==> flow/design.v <==
`timescale 1ns / 1ps
module booth(
    input clk,
    input load,
    input reset,
    input [31:0] M,  
    input [31:0] Q,  
    output reg [63:0] P,  
    output done           
    );
    reg signed [63:0] A;                
    reg signed [31:0] Q_temp;            
    reg signed [31:0] M_temp;            
    reg [4:0] Count;                       
    reg Q_minus_one;                     
    always @(posedge clk)
    begin
        if (reset == 1) 
        begin
            A = 64'b0;
            Q_minus_one = 0;
            P = 64'b0;
            Q_temp = 32'b0;
            M_temp = 32'b0;
            Count = 5'd16;
        end
        else if (load == 1)
        begin
            Q_temp = Q;
            M_temp = M;
            A = 64'b0;    
            Q_minus_one = 0;  
            Count = 5'd16;    
        end
        else if (Count > 5'd0)
        begin
            case ({Q_temp[1:0], Q_minus_one})
                3'b000, 3'b111:   
                    begin
                    end
                3'b001, 3'b010:   
                    begin
                        A = A + {{32{M_temp[31]}}, M_temp};
                    end
                3'b011:   
                    begin
                        A = A + ({{32{M_temp[31]}}, M_temp} << 1); 
                    end
                3'b100:   
                    begin
                        A = A - ({{32{M_temp[31]}}, M_temp} << 1); 
                    end
                3'b101, 3'b110:   
                    begin
                        A = A - {{32{M_temp[31]}}, M_temp}; 
                    end
            endcase
            Q_minus_one = Q_temp[1];
            Q_temp = {A[1:0], Q_temp[31:2]};   
            A = {A[63], A[63:2]};   
            Count = Count - 1'b1;
        end
        else
        begin
            Count = 5'b0;
        end
        P = {A[31:0], Q_temp};
    end
    assign done = (Count == 5'd0);
endmodule
==> reports on booth <==
==> Tool chain data of booth <==
Tool output for the design above before and after an edit, in the order of the flow.
Lines under "before" count in the file above, lines under "after" in the edited file.
"change": "after" minus "before" as printed here.
Library cell names are shortened.
{ "design": {"top": "booth", "clock_port": "clk", "lib": "sky130hd", "lib_corner": "tt_025C_1v80"} }

==> The edit <==
Unified diff, file above to edited file.
This change comes from a script, not from a designer. The edited design behaves differently; no optimisation was intended.
begin of diff
@@ -53,5 +53,5 @@
                 3'b101, 3'b110:   
                     begin
-                        A = A - {{32{M_temp[31]}}, M_temp}; 
+                        A = A ^ {{32{M_temp[31]}}, M_temp}; 
                     end
             endcase
end of diff

==> Elaborated design <==
Yosys after proc, flatten, opt, wreduce and memory -nomap, before mapping. Memory bits, and registers merged into a memory's read port (data or address), are not among the register bits. Print and check cells are not counted. Equal cells are merged and count once.
{ "classes": {"columns": ["element", "before", "after", "change"], "rows": [
  ["n_addsub", 5, 4, -1],
  ["n_mul", 0, 0, 0],
  ["n_div", 0, 0, 0],
  ["n_cmp", 1, 1, 0],
  ["eq_ne", 7, 7, 0],
  ["shift", 0, 0, 0],
  ["muxes", 8, 8, 0],
  ["n_logic", 1, 2, 1],
  ["n_reduce_logical", 7, 7, 0]
]} }
{ "ops": {"columns": ["operator", "before", "after", "change"], "rows": [
  ["64-bit subtractor", 2, 1, -1],
  ["64-bit XOR", 0, 1, 1],
  ["3-bit == test with constant B", 4, 4, 0],
  ["32-bit 2-to-1 mux", 4, 4, 0],
  ["2-bit OR reduction", 4, 4, 0],
  ["64-bit adder", 2, 2, 0],
  ["3-bit by 2-bit == test with 1-bit output with constant B", 2, 2, 0],
  ["64-bit 2-to-1 mux", 2, 2, 0],
  ["3-bit by 1-bit == test with 1-bit output with constant B", 1, 1, 0],
  ["5-bit by 1-bit greater-than comparator with 1-bit output with constant B", 1, 1, 0],
  ["3-bit logical NOT", 1, 1, 0],
  ["5-bit logical NOT", 1, 1, 0],
  ["5-bit 2-to-1 mux", 1, 1, 0],
  ["1-bit NOT", 1, 1, 0],
  ["64-bit case mux with 5-bit select", 1, 1, 0],
  ["3-bit OR reduction", 1, 1, 0],
  ["5-bit by 1-bit subtractor with 5-bit output with constant B", 1, 1, 0]
]} }
{ "bits": {"columns": ["element", "before", "after", "change"], "rows": [
  ["regBits", 198, 198, 0],
  ["latchBits", 0, 0, 0],
  ["ramBits", 0, 0, 0],
  ["rom_bits", 0, 0, 0],
  ["clocked_rd_ports_x_width", 0, 0, 0],
  ["memories", 0, 0, 0],
  ["inputBits", 67, 67, 0],
  ["output_inout_bits", 65, 65, 0],
  ["elab_cells", 37, 37, 0]
]} }

==> Logic depth <==
Longest topological path by Yosys (ltp), each cell counted once; first at word level (registers and memories cut), then after technology mapping (sequential cells cut; the memories' decode and read muxes count).
{ "logic_depth": {"columns": ["element", "before", "after", "change"], "rows": [
  ["depth_word", 6, 6, 0],
  ["abc_area", "0", "0", null],
  ["ltp_mapped", 25, 21, -4],
  ["depth_no_buf", 23, 19, -4]
]} }

==> Mapped cells and area <==
The flow's flattened synthesis, as Yosys stat reports it; memories are mapped. The netlist is that of the ABC_AREA named above (0 if unset); the other value can give another one.
{ "by_type": {"columns": ["cell", "before", "after", "change"], "rows": [
  ["a221oi_1", 48, 17, -31],
  ["o221ai_1", 3, 26, 23],
  ["xor2_1", 71, 50, -21],
  ["xnor2_1", 102, 83, -19],
  ["a21boi_0", 23, 4, -19],
  ["clkbuf_1", 136, 118, -18],
  ["o22ai_1", 4, 22, 18],
  ["nand2_1", 250, 233, -17],
  ["o211ai_1", 11, 28, 17],
  ["nor3_1", 28, 44, 16],
  ["mux2i_1", 38, 53, 15],
  ["o21a_1", 10, 24, 14],
  ["o21ai_0", 148, 135, -13],
  ["a31oi_1", 28, 17, -11],
  ["o31a_1", 15, 4, -11],
  ["nor2_1", 209, 219, 10],
  ["a211oi_1", 11, 21, 10],
  ["and3_1", 10, 19, 9]
]} }
Not every row of either side is listed.
{ "mapped": {"columns": ["element", "before", "after", "change"], "rows": [
  ["mapped_cells", 2141, 2136, -5],
  ["synth_area_um2", 15153.3, 15067.0, -86.3],
  ["seq_area_um2", 2642.5, 2642.5, 0.0],
  ["ffs", 132, 132, 0],
  ["buffers", 195, 181, -14]
]} }

==> Worst setup path after synthesis <==
Path of least setup slack by OpenSTA after synthesis, without wires, with an ideal clock, recovery checks aside; 20% of the period is set as input and as output delay. Where synthesis merged equal registers, the netlist keeps one of their names.
{ "synth_timing": {"columns": ["element", "before", "after", "change"], "rows": [
  ["path_kind", "flip-flop to flip-flop", "flip-flop to flip-flop", null],
  ["startpoint", "reg M_temp[3]", "reg M_temp[9]", null],
  ["endpoint", "reg A[57]", "reg A[59]", null],
  ["clock_period_ps", 10000, 10000, 0],
  ["setup_time_ps", 120, 134, 14],
  ["t_first_pin_ps", 0, 0, 0],
  ["arrival_ps", 4989, 4758, -231],
  ["t_required_ps", 9880, 9866, -14],
  ["path_slack_ps", 4891, 5108, 217],
  ["path_delay_ps", 5109, 4892, -217],
  ["path_stages", 26, 19, -7],
  ["n_path_buf", 2, 1, -1],
  ["period_less_setup_slack_ps", 5109, 4892, -217]
]} }
"path_delay_ps" is the arrival time less input delay plus setup time.
"path_stages" counts driving pins, that of a launching flip-flop among them; a cell with two outputs on the path counts twice.
"period_less_setup_slack_ps" is the clock period less the worst setup slack; recovery checks do not enter. This is arithmetic on one report: input and output delays are still those of the set period (20% each).
The rows between start and end are the longest chain of elaborated cells between them; the timing report does not say that the signal goes this way. Where chains are equally long, one stands for them.
A line is the first line of the expression or statement that the cell stems from. Yosys adds cells for indexed reads and writes and turns some case tables into memories.
A register here has more assigning lines than the two given.
{ "synth_between_before": {"path_cell_list": "dfxtp_1 -> buf_6 -> or4_4 -> nor2b_2 -> and2_1 -> nand2_1 -> nor2_1 -> nand2_1 -> nor3_2 -> nand4b_2 -> clkbuf_1 -> ha_1 -> nand2_1 -> o21ai_0 -> ha_1 -> nand4_1 -> or3_1 -> nand2b_1 -> a21oi_1 -> o21ai_0 -> a31oi_1 -> a211oi_2 -> o21ai_1 -> nand4_1 -> mux2i_1 -> a211o_1", "elab_chain_len": 4, "cone_cells": 7, "lines_between": 7, "cone_classes": "add/sub: 4; mux: 3"} }
{ "synth_lines_before": {"columns": ["element", "line", "rtl"], "rows": [
  ["start, declared", 13, "reg signed [31:0] M_temp;"],
  ["start, assigned", 24, "M_temp = 32'b0;"],
  ["start, assigned", 30, "M_temp = M;"],
  ["64-bit subtractor", 55, "A = A - {{32{M_temp[31]}}, M_temp};"],
  ["64-bit case mux with 5-bit select", 37, "case ({Q_temp[1:0], Q_minus_one})"],
  ["64-bit 2-to-1 mux", 35, "else if (Count > 5'd0)"],
  ["64-bit 2-to-1 mux", 27, "else if (load == 1)"],
  ["end, assigned", 43, "A = A + {{32{M_temp[31]}}, M_temp};"],
  ["end, assigned", 47, "A = A + ({{32{M_temp[31]}}, M_temp} << 1);"],
  ["end, declared", 11, "reg signed [63:0] A;"]
]} }
{ "synth_between_after": {"path_cell_list": "dfxtp_1 -> or4_1 -> or3_1 -> or4_4 -> or3_4 -> o41ai_2 -> xor2_1 -> ha_1 -> clkbuf_1 -> and4_1 -> nor3b_1 -> nand2b_1 -> o221ai_1 -> nor2_1 -> o31ai_2 -> a21oi_1 -> o21ai_1 -> a21oi_1 -> or4_1", "elab_chain_len": 4, "cone_cells": 6, "lines_between": 6, "cone_classes": "add/sub: 3; mux: 3"} }
{ "synth_lines_after": {"columns": ["element", "line", "rtl"], "rows": [
  ["start, declared", 13, "reg signed [31:0] M_temp;"],
  ["start, assigned", 24, "M_temp = 32'b0;"],
  ["start, assigned", 30, "M_temp = M;"],
  ["64-bit subtractor", 51, "A = A - ({{32{M_temp[31]}}, M_temp} << 1);"],
  ["64-bit case mux with 5-bit select", 37, "case ({Q_temp[1:0], Q_minus_one})"],
  ["64-bit 2-to-1 mux", 35, "else if (Count > 5'd0)"],
  ["64-bit 2-to-1 mux", 27, "else if (load == 1)"],
  ["end, assigned", 43, "A = A + {{32{M_temp[31]}}, M_temp};"],
  ["end, assigned", 47, "A = A + ({{32{M_temp[31]}}, M_temp} << 1);"],
  ["end, declared", 11, "reg signed [63:0] A;"]
]} }

==> Worst path after layout <==
Path of least setup slack in the final report of the runs of set A (OpenROAD, finished layout, wires in). Where an end is a register, its clock arrival counts in the times.
The report prints the path's times to 10 ps; the period is as set.
{ "layout_timing": {"columns": ["element", "before", "after", "change"], "rows": [
  ["path_kind", "flip-flop to flip-flop", "flip-flop to flip-flop", null],
  ["startpoint", "reg M_temp[3]", "reg M_temp[5]", null],
  ["endpoint", "reg A[59]", "reg A[56]", null],
  ["clock_period_ps", 6530, 6530, 0],
  ["setup_time_ps", 70, 140, 70],
  ["t_first_pin_ps", 460, 450, -10],
  ["arrival_ps", 6440, 5900, -540],
  ["t_required_ps", 6920, 6840, -80],
  ["path_slack_ps", 480, 940, 460],
  ["path_stages", 25, 19, -6],
  ["n_path_buf", 1, 0, -1]
]} }
The rows between start and end are the longest chain of elaborated cells between them; the timing report does not say that the signal goes this way. Where chains are equally long, one stands for them.
A register here has more assigning lines than the two given.
{ "layout_between_before": {"path_cell_list": "dfxtp_1 -> or4_4 -> nor2b_2 -> and2_1 -> nand2_1 -> nor2_1 -> nand2_1 -> nor3_2 -> nand4b_2 -> buf_4 -> ha_1 -> nand2_1 -> o21ai_0 -> ha_1 -> nand2_1 -> nor3_1 -> nand3_1 -> o311ai_0 -> nor2_1 -> o21ai_0 -> a2111oi_0 -> nor3_1 -> mux2i_1 -> o21ai_0 -> a21oi_1", "elab_chain_len": 4, "cone_cells": 7, "lines_between": 7, "cone_classes": "add/sub: 4; mux: 3"} }
{ "layout_lines_before": {"columns": ["element", "line", "rtl"], "rows": [
  ["start, declared", 13, "reg signed [31:0] M_temp;"],
  ["start, assigned", 24, "M_temp = 32'b0;"],
  ["start, assigned", 30, "M_temp = M;"],
  ["64-bit subtractor", 55, "A = A - {{32{M_temp[31]}}, M_temp};"],
  ["64-bit case mux with 5-bit select", 37, "case ({Q_temp[1:0], Q_minus_one})"],
  ["64-bit 2-to-1 mux", 35, "else if (Count > 5'd0)"],
  ["64-bit 2-to-1 mux", 27, "else if (load == 1)"],
  ["end, assigned", 43, "A = A + {{32{M_temp[31]}}, M_temp};"],
  ["end, assigned", 47, "A = A + ({{32{M_temp[31]}}, M_temp} << 1);"],
  ["end, declared", 11, "reg signed [63:0] A;"]
]} }
{ "layout_between_after": {"path_cell_list": "dfxtp_1 -> nor4_1 -> nand3_1 -> or3_1 -> or4_4 -> or3_4 -> o31ai_1 -> xor2_1 -> ha_1 -> nand2_1 -> nor2_1 -> nand4_1 -> a211oi_2 -> nor2_1 -> o21ba_2 -> o31ai_2 -> nor2_1 -> a211oi_1 -> nand3_1", "elab_chain_len": 4, "cone_cells": 6, "lines_between": 6, "cone_classes": "add/sub: 3; mux: 3"} }
{ "layout_lines_after": {"columns": ["element", "line", "rtl"], "rows": [
  ["start, declared", 13, "reg signed [31:0] M_temp;"],
  ["start, assigned", 24, "M_temp = 32'b0;"],
  ["start, assigned", 30, "M_temp = M;"],
  ["64-bit subtractor", 51, "A = A - ({{32{M_temp[31]}}, M_temp} << 1);"],
  ["64-bit case mux with 5-bit select", 37, "case ({Q_temp[1:0], Q_minus_one})"],
  ["64-bit 2-to-1 mux", 35, "else if (Count > 5'd0)"],
  ["64-bit 2-to-1 mux", 27, "else if (load == 1)"],
  ["end, assigned", 43, "A = A + {{32{M_temp[31]}}, M_temp};"],
  ["end, assigned", 47, "A = A + ({{32{M_temp[31]}}, M_temp} << 1);"],
  ["end, declared", 11, "reg signed [63:0] A;"]
]} }

==> Layout results <==
Both versions went through the flow (Yosys, OpenROAD) with the same settings in each pair. Constraints: input delay and output delay 20% of the set period each, output load 0.01 pF.
{ "settings_set_A": {"CORE_UTILIZATION": 40, "period_ns": 6.53, "CAP_MARGIN": 20, "CORE_MARGIN": 2, "SLEW_MARGIN": 20} }
{ "results_set_A": {"columns": ["element", "before", "after", "change"], "rows": [
  ["synth_area_um2", 15153.3, 15067.0, -86.3],
  ["die_footprint_um2", 39455.9, 39235.7, -220.2],
  ["final_cell_area_um2", 17017.6, 17008.8, -8.8],
  ["layout_utilization_pct", 45.4, 45.5, 0.1],
  ["worstSetupSlack_ps", 481, 941, 460],
  ["setupTns_ps", 0, 0, 0],
  ["power.total_uw", 3153, 3013, -140],
  ["clock_period_reached_ps", 6049, 5589, -460]
]} }
{ "settings_set_B": {"CELL_PAD_IN_SITES_DETAIL_PLACEMENT": 2, "CELL_PAD_IN_SITES_GLOBAL_PLACEMENT": 0, "CORE_ASPECT_RATIO": 1.74, "CORE_MARGIN": 10, "CORE_UTILIZATION": 26, "CTS_CLUSTER_DIAMETER": 266, "GPL_ROUTABILITY_DRIVEN": 0, "PLACE_DENSITY_LB_ADDON": 0.27, "period_ns": 3.88, "CAP_MARGIN": 20, "SLEW_MARGIN": 20} }
{ "results_set_B": {"columns": ["element", "before", "after", "change"], "rows": [
  ["synth_area_um2", 15153.3, 15067.0, -86.3],
  ["die_footprint_um2", 68710.4, 68350.2, -360.2],
  ["final_cell_area_um2", 26905.8, 22535.4, -4370.4],
  ["layout_utilization_pct", 46.7, 39.2, -7.5],
  ["worstSetupSlack_ps", -4491, -2142, 2349],
  ["setupTns_ps", -146515, -74394, 72121],
  ["power.total_uw", 9090, 7084, -2006],
  ["clock_period_reached_ps", 8371, 6022, -2349]
]} }
"clock_period_reached_ps": clock period set for the run, less the worst setup slack. It is reckoned from that one timing run; input and output delays stay at 20% of the period that was set.
"power.total_uw" rests on the timing tool's default activity at the inputs, not on a simulated workload.
